==> flow/design.v <==
module ALU(
	input[31:0] SrcA,
	input[31:0] SrcB,
	input[3:0] ALUOp,
	output reg[31:0] ALUResult,
	output reg[3:0] ALUFlags
	);
	always @ (*)
	begin
		ALUFlags = 4'b0000;
		if(SrcA == SrcB)
			ALUFlags[2] = 1'b1;
		case(ALUOp)
			4'b0010:
			begin
				ALUResult = SrcA - SrcB;
			end
			4'b0100:
			begin
				ALUResult = SrcA + SrcB;
			end
			4'b1010:
			begin
				ALUResult = SrcA - SrcB;
			end
			4'b1101:
			begin
				ALUResult = SrcB;
			end
			default:
			begin
				ALUResult = 32'h00000000;
			end
		endcase
	end
endmodule
module Extend(  
	input[23:0] in,
	input[1:0] ImmSrc,
	output reg[31:0] ExtImm
	);
	integer i;
	always @ (*)
	begin
		case(ImmSrc  )
		  2'b00:
		begin
			ExtImm[7:0] = in[7:0];
			for(i=8; i<32; i=i+1)
				ExtImm[i] = in[7];
		end
		  2'b01:
		begin
			ExtImm[11:0] = in[11:0];
			for(i=12; i<32; i=i+1)
				ExtImm[i] = 'b0;
		end
		  2'b10:
		begin
			ExtImm[1:0] = 2'b00;
			ExtImm[25:2] = in[23:0];
			for(i=26; i<32; i=i+1)
				ExtImm[i] = in[23];
		end
		default:
			ExtImm = 'h00000000;
		endcase
	end
endmodule
module RegisterFile(
	input clk, 
	input reset, 
	input we,
	input[1:0] RegSrc,
	input[3:0] addr1,
	input[3:0] addr2,
	input[3:0] addr3,
	input[3:0] waddr,
	input[31:0] wdata,
	input[31:0] pcin,
	output reg[31:0] data1,
	output reg[31:0] data2,
	output reg[31:0] data3,
	output[31:0] pcout
	);
	reg[31:0] registers[15:0];
	integer idx;
	assign pcout = registers[15];
	always @ (posedge clk)
	begin
		if (reset)
		begin
			for(idx=0; idx<=15; idx=idx+1) begin
				registers[idx] <= 'h00000000;
			end
		end
		else  
		begin
			if(  we)
			begin
				if(RegSrc[0] != 1'b1)
					registers[waddr] <= wdata;
				else
					registers[14] <= registers[15] + 'd4;
			end
			if(  waddr != 4'b1111 || RegSrc[0] == 1'b1 || we == 1'b0)
				registers[15] <= pcin;
		end
	end
	always @ (*)
	begin
		begin
			if(  addr1 == 15)
			begin
				data1 = registers[15] + 32'd8;
			end
			else
			begin
				data1 = registers[addr1];
			end
			if(  addr2 == 15)
			begin
				data2 = registers[15] + 32'd8;
			end
			else
			begin
				if (  RegSrc[1] == 1'b0)
					data2 = registers[addr2];
				else
					data2 = registers[waddr];
			end
			if(  addr3 == 15)
			begin
				data3 = registers[15] + 32'd8;
			end
			else
			begin
				data3 = registers[addr3];
			end
		end
	end
endmodule
module Decoder (
	input[1:0] op,
	input[5:0] funct,
	output reg MemtoReg,
	output reg ALUSrc,
	output reg[1:0] ImmSrc,
	output reg[1:0] RegSrc,
	output reg[3:0] ALUOp,
	output reg Svalue
	);
	always @(*)
	begin
		case (op)
			2'b00:
			begin
				MemtoReg = 1'b0;
				ALUOp = funct[4:1];
				Svalue = funct[0];
				if(funct[5] == 1'b1)
				begin
					ALUSrc = 1'b1;
					ImmSrc = 2'b00;  
					RegSrc = 2'b00;
				end
				else
				begin
					ALUSrc = 1'b0;
					ImmSrc = 2'b00;
					RegSrc = 2'b00;
				end
			end
			2'b01:
			begin
				MemtoReg = 1'b1;
				ALUOp = (funct[3] == 1'b1) ? 4'b0100 : 4'b0010;
				Svalue = 1'b0;
				if(funct[5] == 1'b0)
				begin
					ALUSrc = 1'b1;
					ImmSrc = 2'b01;
					RegSrc = 2'b00;
				end
				else 
				begin
					ALUSrc = 1'b0;
					ImmSrc = 2'b01;
					RegSrc = 2'b00;				
				end
			end
			2'b10:
			begin
				MemtoReg = 1'b0;
				ALUOp = 4'b0100;
				Svalue = 1'b0;
				ALUSrc = 1'b1;
				ImmSrc = 2'b10;
				RegSrc = 2'b01;
			end
			default:
			begin
				MemtoReg = 1'b0;
				ALUOp = 4'b0000;
				Svalue = 1'b0;
				ALUSrc = 1'b0;
				ImmSrc = 2'b00;
				RegSrc = 2'b00;
			end
		endcase
	end
endmodule
module ConditionalLogic (
	input clk,
	input reset,
	input[1:0] op,
	input[5:0] funct,
	input[3:0] cond,
	input[3:0] ALUFlags,
	output reg PCSrc,
	output reg RegWrite,
	output reg MemWrite
	);
	reg condEx;
	reg Zero;
	always @(posedge clk)
	begin
		if (reset)
			Zero <= 1'b0;
		else if (op == 2'b00 && funct[4:1] == 4'b1010 && condEx == 1'b1)
			Zero <= ALUFlags[2];
	end
	always @(*)
	begin
		case(cond)
			4'b0000: condEx = (Zero == 1'b1) ? 1'b1 : 1'b0;
			4'b0001: condEx = (Zero == 1'b0) ? 1'b1 : 1'b0;
			default: condEx = 1'b1;
		endcase
	end
	always @(*)
	begin
		case(op)
			2'b00: 
			begin
				PCSrc = 1'b0;
				MemWrite = 1'b0;
				if(condEx == 1'b1)
					RegWrite = (funct[4:1] == 4'b0010 || funct[4:1] == 4'b0100 || funct[4:1] == 4'b1101) ? 1'b1 : 1'b0;
				else
					RegWrite = 1'b0;
			end
			2'b01:
			begin
				PCSrc = 1'b0;
				if(condEx == 1'b1)
				begin
					MemWrite = ~funct[0];
					RegWrite = funct[0];
				end
				else
				begin
					MemWrite = 1'b0;
					RegWrite = 1'b0;
				end
			end
			2'b10:
			begin
				MemWrite = 1'b0;
				if(condEx == 1'b1)
				begin
					PCSrc = 1'b1;
					RegWrite = (funct[4] == 1'b1) ? 1'b1 : 1'b0;
				end
				else
				begin
					PCSrc = 1'b0;
					RegWrite = 1'b0;
				end
			end
			default:
			begin
				PCSrc = 1'b0;
				MemWrite = 1'b0;
				RegWrite = 1'b0;
			end
		endcase
	end
endmodule
module ControlUnit(
	input clk,
	input reset,
	input[3:0] ALUFlags,
	input[3:0] cond,
	input[1:0] op,
	input[5:0] funct,
	output[3:0] ALUOp,
	output[1:0] ImmSrc,
	output[1:0] RegSrc,
	output PCSrc,
	output RegWrite,
	output MemWrite,
	output MemtoReg,
	output ALUSrc,
	output Svalue
	);
	Decoder _decoder(
		.op			(op),
		.funct		(funct),
		.MemtoReg	(MemtoReg),
		.ALUSrc		(ALUSrc),
		.ImmSrc		(ImmSrc),
		.RegSrc		(RegSrc),
		.ALUOp 		(ALUOp),
		.Svalue		(Svalue));
	ConditionalLogic _conditional(
		.clk		(clk),
		.reset		(reset),
		.op			(op),
		.funct		(funct),
		.cond		(cond),
		.ALUFlags	(ALUFlags),
		.PCSrc		(PCSrc),
		.RegWrite	(RegWrite),
		.MemWrite	(MemWrite));
endmodule
module ARMProcessor(
	input clk,
	input reset,
	output[31:0] pc,
	input[31:0] inst,
	input nIRQ,
	output[3:0] be,
	output[31:0] memaddr,
	output memwrite,
	output memread,
	output[31:0] writedata,
	input[31:0] readdata
	);
	assign pc = pctmp;
	assign be = 4'b1111;  
	wire[3:0] ReadAddr1, ReadAddr2, WriteAddr;
	wire[31:0] ReadData1, ReadData2, ReadData3;
	wire[31:0] Result, ExtImm, SrcB, ALUResult, PCPlus4, PCBranch, pctmp;
	wire[3:0] ALUOp, ALUFlags;
	wire[1:0] RegSrc, ImmSrc;
	wire PCSrc, RegWrite, MemWrite, MemtoReg, ALUSrc, Svalue;
	wire[31:0] NextPC;
	assign ReadAddr1 = inst[19:16];
	assign ReadAddr2 = inst[3:0];
	assign WriteAddr = inst[15:12];
	assign memaddr = ALUResult;
	assign memwrite = MemWrite;
	assign memread = 'b1;
	assign writedata = ReadData3;
	assign SrcB = (ALUSrc == 1'b0) ? ReadData2 : ExtImm;
	assign Result = (MemtoReg == 1'b0) ? ALUResult : readdata;
	assign PCPlus4 = pctmp + 32'd4;
	assign PCBranch = pctmp + ExtImm + 32'd8;
	assign NextPC = (PCSrc == 1'b0) ? PCPlus4 : PCBranch;
	ControlUnit _ControlUnit(
			.clk(clk),
			.reset(reset),
			.ALUFlags(ALUFlags), 
			.cond(inst[31:28]), 
			.op(inst[27:26]), 
			.funct(inst[25:20]), 
			.ALUOp(ALUOp), 
			.ImmSrc(ImmSrc), 
			.RegSrc(RegSrc),  
			.PCSrc(PCSrc), 
			.RegWrite(RegWrite), 
			.MemWrite(MemWrite), 
			.MemtoReg(MemtoReg), 
			.ALUSrc(ALUSrc), 
			.Svalue(Svalue)
	);
	RegisterFile _RegisterFile( 
			.clk(clk), 
			.reset(reset), 
			.we(RegWrite), 
			.RegSrc(RegSrc), 
			.addr1(ReadAddr1), 
			.addr2(ReadAddr2), 
			.addr3(WriteAddr),
			.waddr(WriteAddr), 
			.wdata(Result), 
			.pcin(NextPC), 
			.data1(ReadData1), 
			.data2(ReadData2), 
			.data3(ReadData3), 
			.pcout(pctmp)
	);
	Extend _Extend( 
		.in(inst[23:0]), 
		.ImmSrc(ImmSrc), 
		.ExtImm(ExtImm) 
	);
	ALU _ALU( 
		.SrcA(ReadData1), 
		.SrcB(SrcB), 
		.ALUOp(ALUOp), 
		.ALUFlags(ALUFlags), 
		.ALUResult(ALUResult) 
	); 
endmodule
# From RTL to reports: ARMProcessor
# Each step is given for the RTL above and for the edited RTL.
# Lines under "before" count in the file above, lines under "after" in the edited file.
# "change" is "after" less "before", of the values as shown; "change_rel_pct" is that difference over "before", in percent.
# Cell names lack the library's common part.
# Not given: -
[design]
design = "ARMProcessor"
clk_port = "clk"
lib = "sky130hd"
lib_corner = "tt_025C_1v80"

# Diff
# The edit as a unified diff against the file above.
# A script made this edit. It changes what the design does and was not meant as an optimisation.
# begin of diff
@@ -357,5 +357,5 @@
 	assign Result = (MemtoReg == 1'b0) ? ALUResult : readdata;
 	assign PCPlus4 = pctmp + 32'd4;
-	assign PCBranch = pctmp + ExtImm + 32'd8;
+	assign PCBranch = pctmp + ExtImm | 32'd8;
 	assign NextPC = (PCSrc == 1'b0) ? PCPlus4 : PCBranch;
 	ControlUnit _ControlUnit(
# end of diff

# Word-level counts
# Counts by Yosys on the flattened word-level netlist (proc, flatten, opt, wreduce; memories kept). Register bits leave out memories and registers merged into their read ports (data or address); mux counts leave out enables and synchronous resets folded into registers. Print and check cells are left out. Cells with the same type and inputs are merged into one.
# Yosys's memory passes give these memory sizes; they may raise the number of words (mostly to a power of two), join words into wider ones and drop unused or constant bits.
[bits]
columns = ["item", "before", "after", "change", "change_rel_pct"]
rows = [
  ["reg_bits", 1, 1, 0, 0.00],
  ["latch_bits", 0, 0, 0, "-"],
  ["ramBits", 512, 512, 0, 0.00],
  ["rom_bits", 0, 0, 0, "-"],
  ["memories", 1, 1, 0, 0.00],
  ["word_cells", 114, 113, -1, -0.88],
]
[op_classes]
columns = ["item", "before", "after", "change", "change_rel_pct"]
rows = [
  ["add_sub_neg", 6, 5, -1, -16.67],
  ["mul", 0, 0, 0, "-"],
  ["n_div", 0, 0, 0, "-"],
  ["compare", 0, 0, 0, "-"],
  ["eq_ne", 18, 18, 0, 0.00],
  ["n_shift", 0, 0, 0, "-"],
  ["n_mux", 72, 72, 0, 0.00],
  ["n_logic", 4, 4, 0, 0.00],
  ["n_reduce_logical", 12, 12, 0, 0.00],
]
[ops]
columns = ["operator", "before", "after", "change", "change_rel_pct"]
rows = [
  ["adder 32 x 4 -> 32 bit (second input constant)", 2, 1, -1, -50.00],
  ["2-to-1 mux 1 bit", 25, 25, 0, 0.00],
  ["2-to-1 mux 32 bit", 17, 17, 0, 0.00],
  ["parallel mux 1 bit (select 2 bit)", 16, 16, 0, 0.00],
  ["== test 4 bit (second input constant)", 7, 7, 0, 0.00],
  ["parallel mux 1 bit (select 3 bit)", 5, 5, 0, 0.00],
  ["logical OR 1 bit", 4, 4, 0, 0.00],
  ["2-to-1 mux 4 bit", 3, 3, 0, 0.00],
  ["OR reduction 2 bit", 3, 3, 0, 0.00],
  ["adder 32 bit", 2, 2, 0, 0.00],
  ["== test 2 x 1 -> 1 bit (second input constant)", 2, 2, 0, 0.00],
  ["== test 2 bit (second input constant)", 2, 2, 0, 0.00],
  ["== test 4 x 2 -> 1 bit (second input constant)", 2, 2, 0, 0.00],
  ["== test 4 x 3 -> 1 bit (second input constant)", 2, 2, 0, 0.00],
  ["logical AND 1 bit", 2, 2, 0, 0.00],
  ["logical NOT 2 bit", 2, 2, 0, 0.00],
  ["NOT 1 bit", 2, 2, 0, 0.00],
  ["bitwise OR 1 bit", 2, 2, 0, 0.00],
  ["adder 32 x 3 -> 32 bit (second input constant)", 1, 1, 0, 0.00],
  ["== test 32 bit", 1, 1, 0, 0.00],
  ["== test 4 x 1 -> 1 bit (second input constant)", 1, 1, 0, 0.00],
  ["logical NOT 4 bit", 1, 1, 0, 0.00],
  ["2-to-1 mux 2 bit", 1, 1, 0, 0.00],
  ["2-to-1 mux 3 bit", 1, 1, 0, 0.00],
  ["inequality test 4 bit (second input constant)", 1, 1, 0, 0.00],
  ["parallel mux 2 bit (select 2 bit)", 1, 1, 0, 0.00],
  ["parallel mux 32 bit (select 3 bit)", 1, 1, 0, 0.00],
  ["parallel mux 4 bit (select 3 bit)", 1, 1, 0, 0.00],
]
# Not every row of either side is listed.

# Depth
# Yosys ltp: most cells in a row. Word level: on the elaborated netlist, between registers, memories and ports. Mapped: between sequential cells and ports; inverters and the memories' decode and read muxes count.
[logic_depth]
columns = ["item", "before", "after", "change", "change_rel_pct"]
rows = [
  ["word_depth", 12, 12, 0, 0.00],
  ["abc_area", "0", "0", "-", "-"],
  ["mapped_depth", 25, 25, 0, 0.00],
  ["depth_no_buf", 20, 20, 0, 0.00],
]

# Mapped cells and area
# The flow's flattened synthesis, as Yosys stat reports it; memories are mapped. The netlist is that of the ABC_AREA named above (0 if unset); the other value can give another one.
[types]
columns = ["type", "before", "after", "change", "change_rel_pct"]
rows = [
  ["o21ai_0", 165, 124, -41, -24.85],
  ["nand2_1", 234, 199, -35, -14.96],
  ["ha_1", 132, 102, -30, -22.73],
  ["nor3_1", 64, 92, 28, 43.75],
  ["nor2_2", 31, 12, -19, -61.29],
  ["nand2b_1", 17, 36, 19, 111.76],
  ["clkbuf_1", 179, 195, 16, 8.94],
  ["xor2_1", 40, 56, 16, 40.00],
  ["buf_4", 35, 20, -15, -42.86],
  ["a21oi_1", 135, 148, 13, 9.63],
  ["xnor2_1", 58, 46, -12, -20.69],
  ["mux2_2", 37, 25, -12, -32.43],
  ["nor2_1", 503, 514, 11, 2.19],
  ["and3_1", 17, 28, 11, 64.71],
  ["nor3_2", 12, 1, -11, -91.67],
  ["o211ai_1", 55, 65, 10, 18.18],
  ["o21a_1", 21, 11, -10, -47.62],
  ["mux2i_2", 11, 21, 10, 90.91],
]
# Not every row of either side is listed.
[synth_totals]
columns = ["item", "before", "after", "change", "change_rel_pct"]
rows = [
  ["cell_count", 3455, 3418, -37, -1.07],
  ["yosys_area_um2", 39275.2, 38871.0, -404.2, -1.03],
  ["ff_cells", 513, 513, 0, 0.00],
]
# By module: a second synthesis without flattening, with its own total; a netlist apart from the flattened one above.
[hier_totals]
columns = ["item", "before", "after", "change", "change_rel_pct"]
rows = [
  ["hier_cells", 3618, 3551, -67, -1.85],
  ["area_unflattened_um2", 41642.4, 41080.6, -561.8, -1.35],
]
# Each row is one instance without its submodules.
[modules_before]
columns = ["mod", "instances", "cells", "area_um2"]
rows = [
  ["RegisterFile", 1, 2358, 32874.0],
  ["ALU", 1, 630, 4092.7],
  ["ARMProcessor", 1, 529, 4002.6],
  ["Extend", 1, 60, 360.3],
  ["ConditionalLogic", 1, 24, 209.0],
  ["Decoder", 1, 17, 103.8],
  ["ControlUnit", 1, 0, 0.0],
]
[modules_after]
columns = ["mod", "instances", "cells", "area_um2"]
rows = [
  ["RegisterFile", 1, 2363, 33022.9],
  ["ALU", 1, 630, 4092.7],
  ["ARMProcessor", 1, 457, 3291.9],
  ["Extend", 1, 60, 360.3],
  ["ConditionalLogic", 1, 24, 209.0],
  ["Decoder", 1, 17, 103.8],
  ["ControlUnit", 1, 0, 0.0],
]

# Worst setup path after synthesis
# OpenSTA on the mapped netlist: ideal clock, no wires. The path of least setup slack (recovery checks aside). Input and output delay are each 20% of the period. Register names are those of the netlist, which keeps one name where synthesis merged equal registers.
[synth_timing]
columns = ["item", "before", "after", "change", "change_rel_pct"]
rows = [
  ["kind", "input -> output", "input -> output", "-", "-"],
  ["startpoint", "input inst[16]", "input inst[16]", "-", "-"],
  ["endpoint", "output memaddr[28]", "output memaddr[26]", "-", "-"],
  ["tclk_ns", 9.0, 9.0, 0.0, 0.00],
  ["out_delay_ns", 1.800, 1.800, 0.000, 0.00],
  ["t_first_pin_ns", 1.800, 1.800, 0.000, 0.00],
  ["arrival_ns", 6.500, 6.306, -0.194, -2.98],
  ["path_slack_ns", 0.700, 0.894, 0.194, "-"],
  ["delay_ns", 4.700, 4.506, -0.194, -4.13],
  ["stages", 18, 16, -2, -11.11],
  ["n_path_buf", 3, 4, 1, 33.33],
  ["period_less_setup_slack_ns", 8.3, 8.106, -0.194, -2.34],
]
# "delay_ns" = arrival - input delay + setup time.
# A path that ends at an output port has no setup time.
# "stages" counts driving pins, that of a launching flip-flop among them; a cell with two outputs on the path counts twice.
# "period_less_setup_slack_ns" is the clock period less the worst setup slack; recovery checks do not enter. This is arithmetic on one report: input and output delays are still those of the set period (20% each).
# Between the ends stands the longest chain of elaborated cells between them, by number of cells; it is not shown to be the way that was timed. Of several equally long chains one is given.
# A line is the first line of the expression or statement that the cell stems from. Yosys adds cells for indexed reads and writes and turns some case tables into memories.
# A memory read counts as a cell of the chain, while the word-level depth stops at memories.
[synth_via_before]
cell_sequence = "buf_2 -> buf_1 -> clkbuf_1 -> mux4_2 -> mux2_2 -> o221ai_1 -> ha_1 -> inv_1 -> fa_1 -> a21o_1 -> a311o_1 -> a21oi_4 -> a211oi_1 -> or2_1 -> o41ai_1 -> xnor2_1 -> o22ai_2 -> a21o_1"
elab_chain_len = 4
cone_cells = 8
[synth_rtl_before]
columns = ["item", "line_no", "source"]
rows = [
  ["start: declaration", 331, "input[31:0] inst,"],
  ["memory (16 x 32 bit)", 86, "reg[31:0] registers[15:0];"],
  ["2-to-1 mux 32 bit", 113, "if( addr1 == 15)"],
  ["subtractor 32 bit", 16, "ALUResult = SrcA - SrcB;"],
  ["parallel mux 32 bit (select 3 bit)", 13, "case(ALUOp)"],
  ["end: declaration", 334, "output[31:0] memaddr,"],
]
[synth_via_after]
cell_sequence = "buf_2 -> buf_2 -> clkbuf_1 -> buf_2 -> mux4_2 -> o211ai_1 -> o221ai_1 -> ha_1 -> or4_4 -> nor3_4 -> a311oi_2 -> o41ai_4 -> a41o_1 -> a21oi_1 -> a22oi_1 -> nand2b_1"
elab_chain_len = 4
cone_cells = 8
[synth_rtl_after]
columns = ["item", "line_no", "source"]
rows = [
  ["start: declaration", 331, "input[31:0] inst,"],
  ["memory (16 x 32 bit)", 86, "reg[31:0] registers[15:0];"],
  ["2-to-1 mux 32 bit", 113, "if( addr1 == 15)"],
  ["subtractor 32 bit", 16, "ALUResult = SrcA - SrcB;"],
  ["parallel mux 32 bit (select 3 bit)", 13, "case(ALUOp)"],
  ["end: declaration", 334, "output[31:0] memaddr,"],
]

# Worst path after layout
# From the final timing report of each run of pair A: the path of least setup slack in the routed layout; clock arrival at registers is part of the times.
[layout_timing]
columns = ["item", "before", "after", "change", "change_rel_pct"]
rows = [
  ["kind", "input -> output", "input -> output", "-", "-"],
  ["startpoint", "input inst[0]", "input inst[0]", "-", "-"],
  ["endpoint", "output memaddr[28]", "output memaddr[17]", "-", "-"],
  ["tclk_ns", 9.0, 9.0, 0.0, 0.00],
  ["out_delay_ns", 1.80, 1.80, 0.00, 0.00],
  ["t_first_pin_ns", 1.80, 1.80, 0.00, 0.00],
  ["arrival_ns", 6.12, 6.12, 0.00, 0.00],
  ["path_slack_ns", 1.08, 1.08, 0.00, "-"],
  ["stages", 18, 18, 0, 0.00],
  ["n_path_buf", 3, 4, 1, 33.33],
]
# Between the ends stands the longest chain of elaborated cells between them, by number of cells; it is not shown to be the way that was timed. Of several equally long chains one is given.
# A memory read counts as a cell of the chain, while the word-level depth stops at memories.
[layout_via_before]
cell_sequence = "clkbuf_16 -> mux4_2 -> mux4_2 -> o21ai_2 -> nor2_1 -> a21oi_2 -> ha_4 -> a21o_2 -> a311o_1 -> a21oi_4 -> a211oi_2 -> buf_4 -> or2_4 -> o41ai_4 -> xnor2_2 -> o22ai_2 -> a21o_1 -> clkdlybuf4s15_2"
elab_chain_len = 6
cone_cells = 10
[layout_rtl_before]
columns = ["item", "line_no", "source"]
rows = [
  ["start: declaration", 331, "input[31:0] inst,"],
  ["memory (16 x 32 bit)", 86, "reg[31:0] registers[15:0];"],
  ["2-to-1 mux 32 bit", 127, "if ( RegSrc[1] == 1'b0)"],
  ["2-to-1 mux 32 bit", 121, "if( addr2 == 15)"],
  ["2-to-1 mux 32 bit", 356, "assign SrcB = (ALUSrc == 1'b0) ? ReadData2 : ExtImm;"],
  ["subtractor 32 bit", 16, "ALUResult = SrcA - SrcB;"],
  ["parallel mux 32 bit (select 3 bit)", 13, "case(ALUOp)"],
  ["end: declaration", 334, "output[31:0] memaddr,"],
]
[layout_via_after]
cell_sequence = "clkbuf_16 -> buf_8 -> buf_12 -> mux4_2 -> mux4_2 -> and3_4 -> a21o_1 -> inv_2 -> ha_4 -> nor2_4 -> a21o_1 -> or2_1 -> a211o_1 -> o31a_1 -> or4b_1 -> and3_4 -> o21ai_4 -> buf_6"
elab_chain_len = 6
cone_cells = 10
[layout_rtl_after]
columns = ["item", "line_no", "source"]
rows = [
  ["start: declaration", 331, "input[31:0] inst,"],
  ["memory (16 x 32 bit)", 86, "reg[31:0] registers[15:0];"],
  ["2-to-1 mux 32 bit", 127, "if ( RegSrc[1] == 1'b0)"],
  ["2-to-1 mux 32 bit", 121, "if( addr2 == 15)"],
  ["2-to-1 mux 32 bit", 356, "assign SrcB = (ALUSrc == 1'b0) ? ReadData2 : ExtImm;"],
  ["subtractor 32 bit", 16, "ALUResult = SrcA - SrcB;"],
  ["parallel mux 32 bit (select 3 bit)", 13, "case(ALUOp)"],
  ["end: declaration", 334, "output[31:0] memaddr,"],
]

# Flow runs
# Runs of the flow (Yosys, OpenROAD) on both versions; the two runs of a pair have the same settings. The constraints put input and output delay at 20% of the set period each and load the outputs with 0.01 pF.
[settings_pair_A]
CORE_UTILIZATION = 40
SETUP_SLACK_MARGIN = 2.5
period_ns = 9.0
CAP_MARGIN = 20
CORE_MARGIN = 2
SLEW_MARGIN = 20
[results_pair_A]
columns = ["item", "before", "after", "change", "change_rel_pct"]
rows = [
  ["synth_chip_area_um2", 39275.2, 38871.0, -404.2, -1.03],
  ["die_area_um2", 100711.0, 99688.6, -1022.4, -1.02],
  ["post_route_util_frac", 0.517, 0.503, -0.014, "-"],
  ["worstSetupSlack_ns", 1.078, 1.080, 0.002, "-"],
  ["timing.hold.ws_ns", 0.534, 0.538, 0.004, "-"],
  ["period_less_ws_ns", 7.922, 7.920, -0.002, -0.03],
]
# "period_less_ws_ns" = clock period - worst setup slack. The figure is calculated, with input and output delays left at 20% of the set period.
